==> flow/design.v <==
module tpumac
    #(parameter BITS_AB=8,
    parameter BITS_C=16)
    (
    input clk, rst_n, WrEn, en,
    input signed [BITS_AB-1:0] Ain,
    input signed [BITS_AB-1:0] Bin,
    input signed [BITS_C-1:0] Cin,
    output reg signed [BITS_AB-1:0] Aout,
    output reg signed [BITS_AB-1:0] Bout,
    output reg signed [BITS_C-1:0] Cout
    );
    logic signed [BITS_C-1:0] AxB, CPAB;
    always_ff @(posedge clk, negedge rst_n) begin
        if (!rst_n) begin
            Aout <= 0;
            Bout <= 0;
        end else if (en) begin
            Aout <= Ain;
            Bout <= Bin;
        end
    end
    always_ff @(posedge clk, negedge rst_n) begin
        if (!rst_n) begin
            Cout <= 0;
        end else if (WrEn) begin
            Cout <= Cin;
        end else if (en) begin
            Cout <= CPAB;
        end 
    end
    always_comb begin
        AxB = Ain * Bin;
        CPAB = AxB + Cout;
    end
endmodule
module systolic_array
#(
parameter BITS = 8,
parameter DIM = 32
)
(
input clk,rst_n,en,
input [DIM-1:0][BITS-1:0] A,
input [DIM-1:0][BITS-1:0] B,
output [DIM-1:0][DIM-1:0][BITS*2-1:0] Cout
);
logic [DIM-1:0][DIM-1:0][BITS-1:0] MACAin, MACBin, MACAout, MACBout;
logic [DIM-1:0][DIM-1:0][BITS*2-1:0] MACCout;
assign Cout = MACCout;
genvar gi, gj;
generate
    for (gi = 0 ; gi < DIM ; gi++) begin : row
        for (gj = 0 ; gj < DIM ; gj++) begin : col
            tpumac #(.BITS_AB(BITS), .BITS_C(BITS*2)) iDUT (
                .clk(clk), .rst_n(rst_n), .WrEn(1'b0), .en(en),
                .Ain(MACAin[gi][gj]), .Bin(MACBin[gi][gj]), .Cin({(BITS*2){1'b0}}),
                .Aout(MACAout[gi][gj]), .Bout(MACBout[gi][gj]), .Cout(MACCout[gi][gj])
            );
        end
    end
endgenerate
always_comb begin : ABCManager
    for (int i = 0 ; i < DIM ; i++) begin
        MACAin[i][0] = A[i];
        MACBin[0][i] = B[i];
    end
    for (int i = 0 ; i < DIM ; i++) begin
        for (int j = 1 ; j < DIM ; j++) begin
            MACAin[i][j] = MACAout[i][j-1];
        end
    end
    for (int i = 1 ; i < DIM ; i++) begin
        for (int j = 0 ; j < DIM ; j++) begin
            MACBin[i][j] = MACBout[i-1][j]; 
        end
    end
end
endmodule
module layoutA
#(
    parameter BITS = 8,  
    parameter DIM = 32  
)
(
    input [DIM-1:0][DIM-1:0][BITS-1:0] INA,
    input [$clog2(DIM):0] m, n, 
    output logic [DIM-1:0][DIM*2-2:0][BITS-1:0] OUTA
);
always_comb begin : ConnectionsA
    for (int row = 0 ; row < DIM ; row++) begin
        for (int col = 0 ; col < DIM*2-1 ; col++) begin
            if (col >= DIM*2-1-n-row && col <= DIM*2-2-row && row < m) begin
                OUTA[row][col] = INA[row][DIM*2-2-col-row];
            end else begin
                OUTA[row][col] = 0;
            end
        end
    end
end
endmodule
module layoutB
#(
    parameter BITS = 8,  
    parameter DIM = 32  
)
(
    input [DIM-1:0][DIM-1:0][BITS-1:0] INB,
    input [$clog2(DIM):0] n, p, 
    output logic [DIM*2-2:0][DIM-1:0][BITS-1:0] OUTB
);
always_comb begin : ConnectionsB
    for (int row = 0 ; row < DIM ; row++) begin
        for (int col = 0 ; col < DIM*2-1 ; col++) begin
            if (col >= DIM*2-1-n-row && col <= DIM*2-2-row && row < p) begin
                OUTB[col][row] = INB[DIM*2-2-col-row][row];
            end else begin
                OUTB[col][row] = 0;
            end
        end
    end
end
endmodule
module MATMUL 
#(
    parameter BITS = 8,  
    parameter DIM = 32  
)
(
    input clk, rst_n, en,
    input [$clog2(DIM):0] m, n, p,
    input [DIM-1:0][DIM-1:0][BITS-1:0] matrixDataA,
    input [DIM-1:0][DIM-1:0][BITS-1:0] matrixDataB,
    output logic [DIM-1:0][DIM-1:0][BITS-1:0] dataOut,
    output logic done
);
logic [$clog2(DIM*4):0] count;
logic [DIM-1:0][BITS-1:0] Ain, Bin;
logic [DIM-1:0][DIM-1:0][BITS*2-1:0] Cout;
logic [DIM-1:0][DIM*2-2:0][BITS-1:0] OUTA;
logic [DIM*2-2:0][DIM-1:0][BITS-1:0] OUTB;
layoutA #(.BITS(BITS), .DIM(DIM))
LayoutADUT (.INA(matrixDataA),.m(m),.n(n),.OUTA(OUTA));
layoutB #(.BITS(BITS), .DIM(DIM))
LayoutBDUT (.INB(matrixDataB),.n(n),.p(p),.OUTB(OUTB));
systolic_array #(.BITS(BITS), .DIM(DIM))
SysArrayDUT (.clk(clk), .rst_n(rst_n), .en(en), .A(Ain), .B(Bin), .Cout(Cout));
always @(posedge clk, negedge rst_n) begin
    if (!rst_n) begin
        count <= 0;
    end else if (done) begin
        count <= 0;
    end else if (en == 1) begin
        count <= count + 1;
    end
end
always_comb begin : DataFeeder
    for (int i = 0 ; i < DIM ; i++) begin
        if (count <= DIM*2-2) begin
            Ain[i] = OUTA[i][DIM*2-2-count];
            Bin[i] = OUTB[DIM*2-2-count][i];
        end else begin
            Ain[i] = 0;
            Bin[i] = 0;
        end
    end
    for (int i = 0 ; i < DIM ; i++) begin
        for (int j = 0 ; j < DIM ; j++) begin
            dataOut[i][j] = Cout[i][j] >> BITS;  
        end
    end
end
always_comb begin : howdone
    done = count == m+n+p-2 ? 1 : 0;
end
endmodule
module matmul_top
#(
    parameter BITS = 8,
    parameter DIM = 4
)
(
    input clk, rst_n, en,
    input [$clog2(DIM):0] m, n, p,
    input [DIM*DIM*BITS-1:0] mat_a,
    input [DIM*DIM*BITS-1:0] mat_b,
    output [DIM*DIM*BITS-1:0] mat_c,
    output done
);
MATMUL #(.BITS(BITS), .DIM(DIM)) u_matmul (
    .clk(clk), .rst_n(rst_n), .en(en),
    .m(m), .n(n), .p(p),
    .matrixDataA(mat_a), .matrixDataB(mat_b),
    .dataOut(mat_c), .done(done)
);
endmodule
# From RTL to reports: matmul_top
# Module matmul_top before and after one edit of its RTL, step after step.
# "before" refers to lines of the RTL above, "after" to lines of the edited file.
# "change" is "after" less "before", of the values as shown; "change_rel_pct" is that difference over "before", in percent.
# Cell names lack the library's common part.
inputs:
  design: "matmul_top"
  clock_port: "clk"
  library: "sky130hd"
  lib_corner: "tt_025C_1v80"

# The edit
# The edit as a unified diff against the file above.
# This change comes from a script, not from a designer. The edited design behaves differently; no optimisation was intended.
# begin of diff
@@ -32,5 +32,5 @@
     always_comb begin
         AxB = Ain * Bin;
-        CPAB = AxB + Cout;
+        CPAB = AxB * Cout;
     end
 endmodule
# end of diff

# Word level
# Source: Yosys, flattened and elaborated, memories not mapped. Widths are those after wreduce. Registers that Yosys merges into a memory's read port (data or address) are not register bits. Print and check cells do not count. Equal cells are merged and count once.
op_classes:
  columns: ["item", "before", "after", "change", "change_rel_pct"]
  rows:
  - ["add_sub_neg", 31, 15, -16, -51.61]
  - ["multipliers", 16, 32, 16, 100.00]
  - ["n_div", 0, 0, 0, null]
  - ["compare", 31, 31, 0, 0.00]
  - ["equal", 1, 1, 0, 0.00]
  - ["n_shift", 8, 8, 0, 0.00]
  - ["mux", 55, 55, 0, 0.00]
  - ["bitwise", 0, 0, 0, null]
  - ["reduce_and_logical", 45, 45, 0, 0.00]
op_table:
  columns: ["operator", "before", "after", "change", "change_rel_pct"]
  rows:
  - ["adder 16 bit", 16, 0, -16, -100.00]
  - ["multiplier 16 x 16 -> 16 bit", 0, 16, 16, null]
# Unchanged operator kinds not shown: 29.
word_totals:
  columns: ["item", "before", "after", "change", "change_rel_pct"]
  rows:
  - ["reg_bits", 453, 453, 0, 0.00]
  - ["latch_bits", 0, 0, 0, null]
  - ["mem_bits_rw", 0, 0, 0, null]
  - ["mem_bits_ro", 0, 0, 0, null]
  - ["clocked_rd_ports_x_width", 0, 0, 0, null]
  - ["mem_count", 0, 0, 0, null]
  - ["out_inout_bits", 129, 129, 0, 0.00]
  - ["wordCells", 228, 228, 0, 0.00]

# Depth
# Depth = most cells in a row (Yosys ltp): at word level without a register or memory, in the mapped netlist without a sequential cell, where the memories' decode and read muxes count.
depth:
  columns: ["item", "before", "after", "change", "change_rel_pct"]
  rows:
  - ["depth_word", 9, 9, 0, 0.00]
  - ["abc_area", "0", "0", null, null]
  - ["depth_mapped", 38, 62, 24, 63.16]

# Synthesis result
# Yosys stat after the flow's synthesis: flattened, memories mapped to cells. It holds for the ABC_AREA given above (unset counts as 0); a run with the other value may have another netlist.
types:
  columns: ["cell_type", "before", "after", "change", "change_rel_pct"]
  rows:
  - ["inv_1", 1373, 2916, 1543, 112.38]
  - ["fa_1", 1141, 2152, 1011, 88.61]
  - ["and2_1", 398, 1404, 1006, 252.76]
  - ["ha_1", 615, 1461, 846, 137.56]
  - ["nand2_1", 687, 1476, 789, 114.85]
  - ["xnor2_1", 265, 721, 456, 172.08]
  - ["nor2_1", 203, 396, 193, 95.07]
  - ["clkbuf_1", 263, 418, 155, 58.94]
  - ["a21oi_1", 253, 391, 138, 54.55]
  - ["xor2_1", 48, 169, 121, 252.08]
  - ["mux2_2", 238, 350, 112, 47.06]
  - ["and3_1", 85, 189, 104, 122.35]
  - ["nand2b_1", 112, 196, 84, 75.00]
  - ["o21bai_1", 31, 91, 60, 193.55]
  - ["nor2b_1", 76, 120, 44, 57.89]
  - ["nand3_1", 171, 212, 41, 23.98]
  - ["nor3_1", 91, 128, 37, 40.66]
  - ["nand3b_1", 42, 7, -35, -83.33]
# Unchanged cell types not shown: 7.
# The list need not be complete.
synth_totals:
  columns: ["item", "before", "after", "change", "change_rel_pct"]
  rows:
  - ["stdcells", 7896, 14573, 6677, 84.56]
  - ["yosys_area_um2", 74116.1, 130597.8, 56481.7, 76.21]
  - ["seqArea_um2", 11335.9, 11335.9, 0.0, 0.00]
  - ["flip_flops", 453, 453, 0, 0.00]
  - ["n_buf", 503, 641, 138, 27.44]
# The figures by module come from a second, unflattened synthesis with its own total; it is not the netlist above.
hier_totals:
  columns: ["item", "before", "after", "change", "change_rel_pct"]
  rows:
  - ["cells_unflattened", 8013, 15273, 7260, 90.60]
  - ["area_unflattened_um2", 80425.9, 138614.2, 58188.3, 72.35]
# Rows give one instance, submodules left out.
modules_before:
  columns: ["module", "instances", "cells", "area_um2", "mod_seq_area_um2"]
  rows:
  - ["tpumac", 16, 404, 4197.8, 800.8]
  - ["MATMUL", 1, 977, 9305.2, 125.1]
  - ["layoutB", 1, 281, 1978.1, 0.0]
  - ["layoutA", 1, 290, 1974.4, 0.0]
  - ["systolic_array", 1, 1, 3.8, 0.0]
  - ["matmul_top", 1, 0, 0.0, 0.0]
modules_after:
  columns: ["module", "instances", "cells", "area_um2", "mod_seq_area_um2"]
  rows:
  - ["tpumac", 16, 858, 7836.3, 800.8]
  - ["MATMUL", 1, 977, 9305.2, 125.1]
  - ["layoutA", 1, 290, 1974.4, 0.0]
  - ["layoutB", 1, 277, 1950.6, 0.0]
  - ["systolic_array", 1, 1, 3.8, 0.0]
  - ["matmul_top", 1, 0, 0.0, 0.0]

# Worst setup path after synthesis
# OpenSTA on the mapped netlist: ideal clock, no wires. The path of least setup slack (recovery checks aside). Input and output delay are each 20% of the period. Register names are those of the netlist, which keeps one name where synthesis merged equal registers.
synth_timing:
  columns: ["item", "before", "after", "change", "change_rel_pct"]
  rows:
  - ["kind", "in2reg", "reg2reg", null, null]
  - ["start", "input port n[2]", "register u_matmul.count[0]", null, null]
  - ["end", "register u_matmul.SysArrayDUT.row[0].col[0].iDUT.Cout[12]", "register u_matmul.SysArrayDUT.row[2].col[0].iDUT.Cout[15]", null, null]
  - ["tclk_ps", 11000, 11000, 0, 0.00]
  - ["setup_time_ps", 95, 136, 41, null]
  - ["t_arrival_ps", 9940, 14607, 4667, 46.95]
  - ["required_time_ps", 10905, 10864, -41, -0.38]
  - ["setup_slack_ps", 965, -3744, -4709, null]
  - ["path_delay_ps", 7835, 14743, 6908, 88.17]
  - ["path_stages", 28, 59, 31, 110.71]
  - ["path_buffers", 4, 14, 10, 250.00]
  - ["period_less_setup_slack_ps", 10035, 14744, 4709, 46.93]
# "path_delay_ps" is the arrival time less input delay plus setup time.
# "path_stages": output pins that drive a net of the path, with the launching flip-flop's if there is one; two outputs of one cell count as two.
# "period_less_setup_slack_ps" is the clock period less the worst setup slack; recovery checks do not enter. This is arithmetic on one report: input and output delays are still those of the set period (20% each).
# Between the ends stands the longest chain of elaborated cells between them, by number of cells; it is not shown to be the way that was timed. Of several equally long chains one is given.
# A line is the first line of the expression or statement that the cell stems from. Yosys adds cells for indexed reads and writes and turns some case tables into memories.
# A register here has more assigning lines than the two given.
synth_via_before:
  path_cell_list: "buf_2 buf_2 buf_2 buf_1 inv_1 ha_1 nand3b_1 or4b_2 a21oi_1 o21a_1 a2111oi_4 nor4_1 inv_1 fa_1 fa_1 inv_1 fa_1 fa_1 inv_1 fa_1 inv_1 ha_1 o21ai_0 a21boi_0 o311a_1 o21a_1 o21a_1 o31ai_1"
synth_lines_before:
  columns: ["item", "line_no", "text"]
  rows:
  - ["start, declared", 184, "input [$clog2(DIM):0] m, n, p,"]
  - ["end, assigned", 25, "Cout <= 0;"]
  - ["end, assigned", 27, "Cout <= Cin;"]
  - ["end, declared", 11, "output reg signed [BITS_C-1:0] Cout"]
# before: No chain of elaborated cells between the ends is given.
synth_via_after:
  path_cell_list: "dfrtp_1 buf_2 inv_1 buf_2 clkbuf_1 clkbuf_1 clkbuf_1 buf_1 ha_1 buf_2 buf_2 clkinv_1 buf_2 buf_2 buf_2 buf_2 buf_1 ha_1 [... 23 more ...] fa_1 fa_1 inv_1 fa_1 inv_1 fa_1 fa_1 inv_1 ha_1 nand3_1 nor3_1 a2111oi_2 a21oi_1 xnor2_1 xnor2_1 xnor2_1 a211oi_1 nand4b_1"
  elab_chain_cells: 6
  cone_cells: 7
synth_lines_after:
  columns: ["item", "line_no", "text"]
  rows:
  - ["start, declared", 137, "logic [$clog2(DIM*4):0] count;"]
  - ["start, assigned", 150, "count <= 0;"]
  - ["start, assigned", 154, "count <= count + 1;"]
  - ["subtractor 3 x 5 -> 6 bit", 160, "Ain[i] = OUTA[i][DIM*2-2-count];"]
  - ["adder 7 x 32 -> 32 bit", 160, null]
  - ["variable part select 224 x 32 -> 8 bit", 160, null]
  - ["two-way mux 8 bit", 159, "if (count <= DIM*2-2) begin"]
  - ["multiplier 8 x 8 -> 16 bit", 33, "AxB = Ain * Bin;"]
  - ["multiplier 16 x 16 -> 16 bit", 34, "CPAB = AxB * Cout;"]
  - ["end, assigned", 27, "Cout <= Cin;"]
  - ["end, assigned", 29, "Cout <= CPAB;"]
  - ["end, declared", 11, "output reg signed [BITS_C-1:0] Cout"]

# Path in the finished layout
# Path of least setup slack in the final report of each run of set A (OpenROAD, finished layout, wires in). Where an end is a register, its clock arrival counts in the times.
# The path's times are printed in steps of 10 ps; the period is the one set.
layout_timing:
  columns: ["item", "before", "after", "change", "change_rel_pct"]
  rows:
  - ["kind", "in2reg", "in2reg", null, null]
  - ["start", "input port n[1]", "input port n[1]", null, null]
  - ["end", "register u_matmul.SysArrayDUT.row[3].col[0].iDUT.Cout[15]", "register u_matmul.SysArrayDUT.row[1].col[0].iDUT.Cout[15]", null, null]
  - ["tclk_ps", 10100, 10100, 0, 0.00]
  - ["setup_time_ps", 150, 130, -20, null]
  - ["t_arrival_ps", 10060, 13570, 3510, 34.89]
  - ["required_time_ps", 10620, 10750, 130, 1.22]
  - ["setup_slack_ps", 560, -2810, -3370, null]
  - ["path_stages", 28, 58, 30, 107.14]
  - ["path_buffers", 5, 12, 7, 140.00]
# Between the ends stands the longest chain of elaborated cells between them, by number of cells; it is not shown to be the way that was timed. Of several equally long chains one is given.
# A register here has more assigning lines than the two given.
layout_via_before:
  path_cell_list: "clkdlybuf4s50_1 inv_1 ha_1 buf_4 nand2b_1 nor4_1 buf_4 a221oi_1 o32ai_1 buf_4 a221o_1 buf_4 and3_1 fa_1 inv_1 fa_1 inv_1 fa_1 fa_1 ha_1 ha_1 nor3_1 o211ai_1 a311oi_1 o21bai_1 a21oi_1 xnor2_1 a21oi_1"
  elab_chain_cells: 9
  cone_cells: 74
layout_lines_before:
  columns: ["item", "line_no", "text"]
  rows:
  - ["start, declared", 184, "input [$clog2(DIM):0] m, n, p,"]
  - ["subtractor 3 x 3 -> 4 bit", 93, "if (col >= DIM*2-1-n-row && col <= DIM*2-2-row && row < m) begin"]
  - ["subtractor 32 x 1 -> 32 bit", 93, null]
  - [">= comparator 1 x 32 -> 1 bit", 93, null]
  - ["logical AND 1 bit", 93, null]
  - ["two-way mux 8 bit", 93, null]
  - ["variable part select 224 x 32 -> 8 bit", 160, "Ain[i] = OUTA[i][DIM*2-2-count];"]
  - ["two-way mux 8 bit", 159, "if (count <= DIM*2-2) begin"]
  - ["multiplier 8 x 8 -> 16 bit", 33, "AxB = Ain * Bin;"]
  - ["adder 16 bit", 34, "CPAB = AxB + Cout;"]
  - ["end, assigned", 27, "Cout <= Cin;"]
  - ["end, assigned", 29, "Cout <= CPAB;"]
  - ["end, declared", 11, "output reg signed [BITS_C-1:0] Cout"]
layout_via_after:
  path_cell_list: "buf_12 clkinvlp_4 buf_6 ha_4 inv_4 ha_4 nand2b_4 buf_6 a2111oi_4 buf_6 buf_6 buf_6 buf_6 nand3_4 o21ai_4 a22oi_2 mux4_2 nor2_4 [... 22 more ...] fa_1 inv_1 fa_1 inv_1 fa_1 inv_2 ha_4 nand3_1 a2111o_1 a31oi_4 xor2_2 buf_4 buf_4 nor2_1 a22oi_1 o21ai_1 nand2_1 o211ai_1"
layout_lines_after:
  columns: ["item", "line_no", "text"]
  rows:
  - ["start, declared", 184, "input [$clog2(DIM):0] m, n, p,"]
  - ["end, assigned", 25, "Cout <= 0;"]
  - ["end, assigned", 27, "Cout <= Cin;"]
  - ["end, declared", 11, "output reg signed [BITS_C-1:0] Cout"]
# after: No chain of elaborated cells between the ends is given.

# Layout results
# Both versions went through the flow (Yosys, OpenROAD) with the same settings in each pair. Constraints: input delay and output delay 20% of the set period each, output load 0.01 pF.
settings_set_A:
  CORE_UTILIZATION: 40
  PLACE_DENSITY: 0.6
  period_ns: 10.1
  CAP_MARGIN: 20
  CORE_MARGIN: 2
  SLEW_MARGIN: 20
measured_set_A:
  columns: ["item", "before", "after", "change", "change_rel_pct"]
  rows:
  - ["post_synth_area_um2", 74116.1, 130597.8, 56481.7, 76.21]
  - ["design_die_area_um2", 188751.0, 331079.0, 142328.0, 75.41]
  - ["final_cell_area_um2", 84010.6, 161123.0, 77112.4, 91.79]
  - ["utilization_pct", 45.7, 49.6, 3.9, null]
  - ["ws_setup_ps", 563, -2813, -3376, null]
  - ["setupTns_ps", 0, -75067, -75067, null]
  - ["timing.hold.ws_ps", 474, 557, 83, null]
  - ["power_mw", 28.712, 24.947, -3.765, -13.11]
  - ["timing.achieved_period_ps", 9537, 12913, 3376, 35.40]
settings_set_B:
  ABC_AREA: 0
  CAP_MARGIN: 5
  CELL_PAD_IN_SITES_GLOBAL_PLACEMENT: 1
  CORE_ASPECT_RATIO: 1.0
  CORE_UTILIZATION: 58
  CTS_CLUSTER_SIZE: 66
  GPL_TIMING_DRIVEN: 0
  MIN_ROUTING_LAYER: "met1"
  PLACE_DENSITY_LB_ADDON: 0.04
  SLEW_MARGIN: 35
  period_ns: 12.6
  CORE_MARGIN: 2
measured_set_B:
  columns: ["item", "before", "after", "change", "change_rel_pct"]
  rows:
  - ["post_synth_area_um2", 74116.1, 130597.8, 56481.7, 76.21]
  - ["design_die_area_um2", 130661.0, 228981.0, 98320.0, 75.25]
  - ["final_cell_area_um2", 83472.6, 150106.0, 66633.4, 79.83]
  - ["utilization_pct", 65.6, 66.9, 1.3, null]
  - ["ws_setup_ps", -27, -1601, -1574, null]
  - ["setupTns_ps", -27, -7338, -7311, null]
  - ["timing.hold.ws_ps", 479, 518, 39, null]
  - ["power_mw", 23.116, 19.683, -3.433, -14.85]
  - ["timing.achieved_period_ps", 12627, 14201, 1574, 12.47]
# "timing.achieved_period_ps" means the clock period less the worst setup slack. The figure is calculated, with input and output delays left at 20% of the set period.
# By "power_mw" is meant OpenSTA's value without simulated activity: inputs other than the clock are taken to toggle once in ten clock periods, and the tool carries that through the logic.
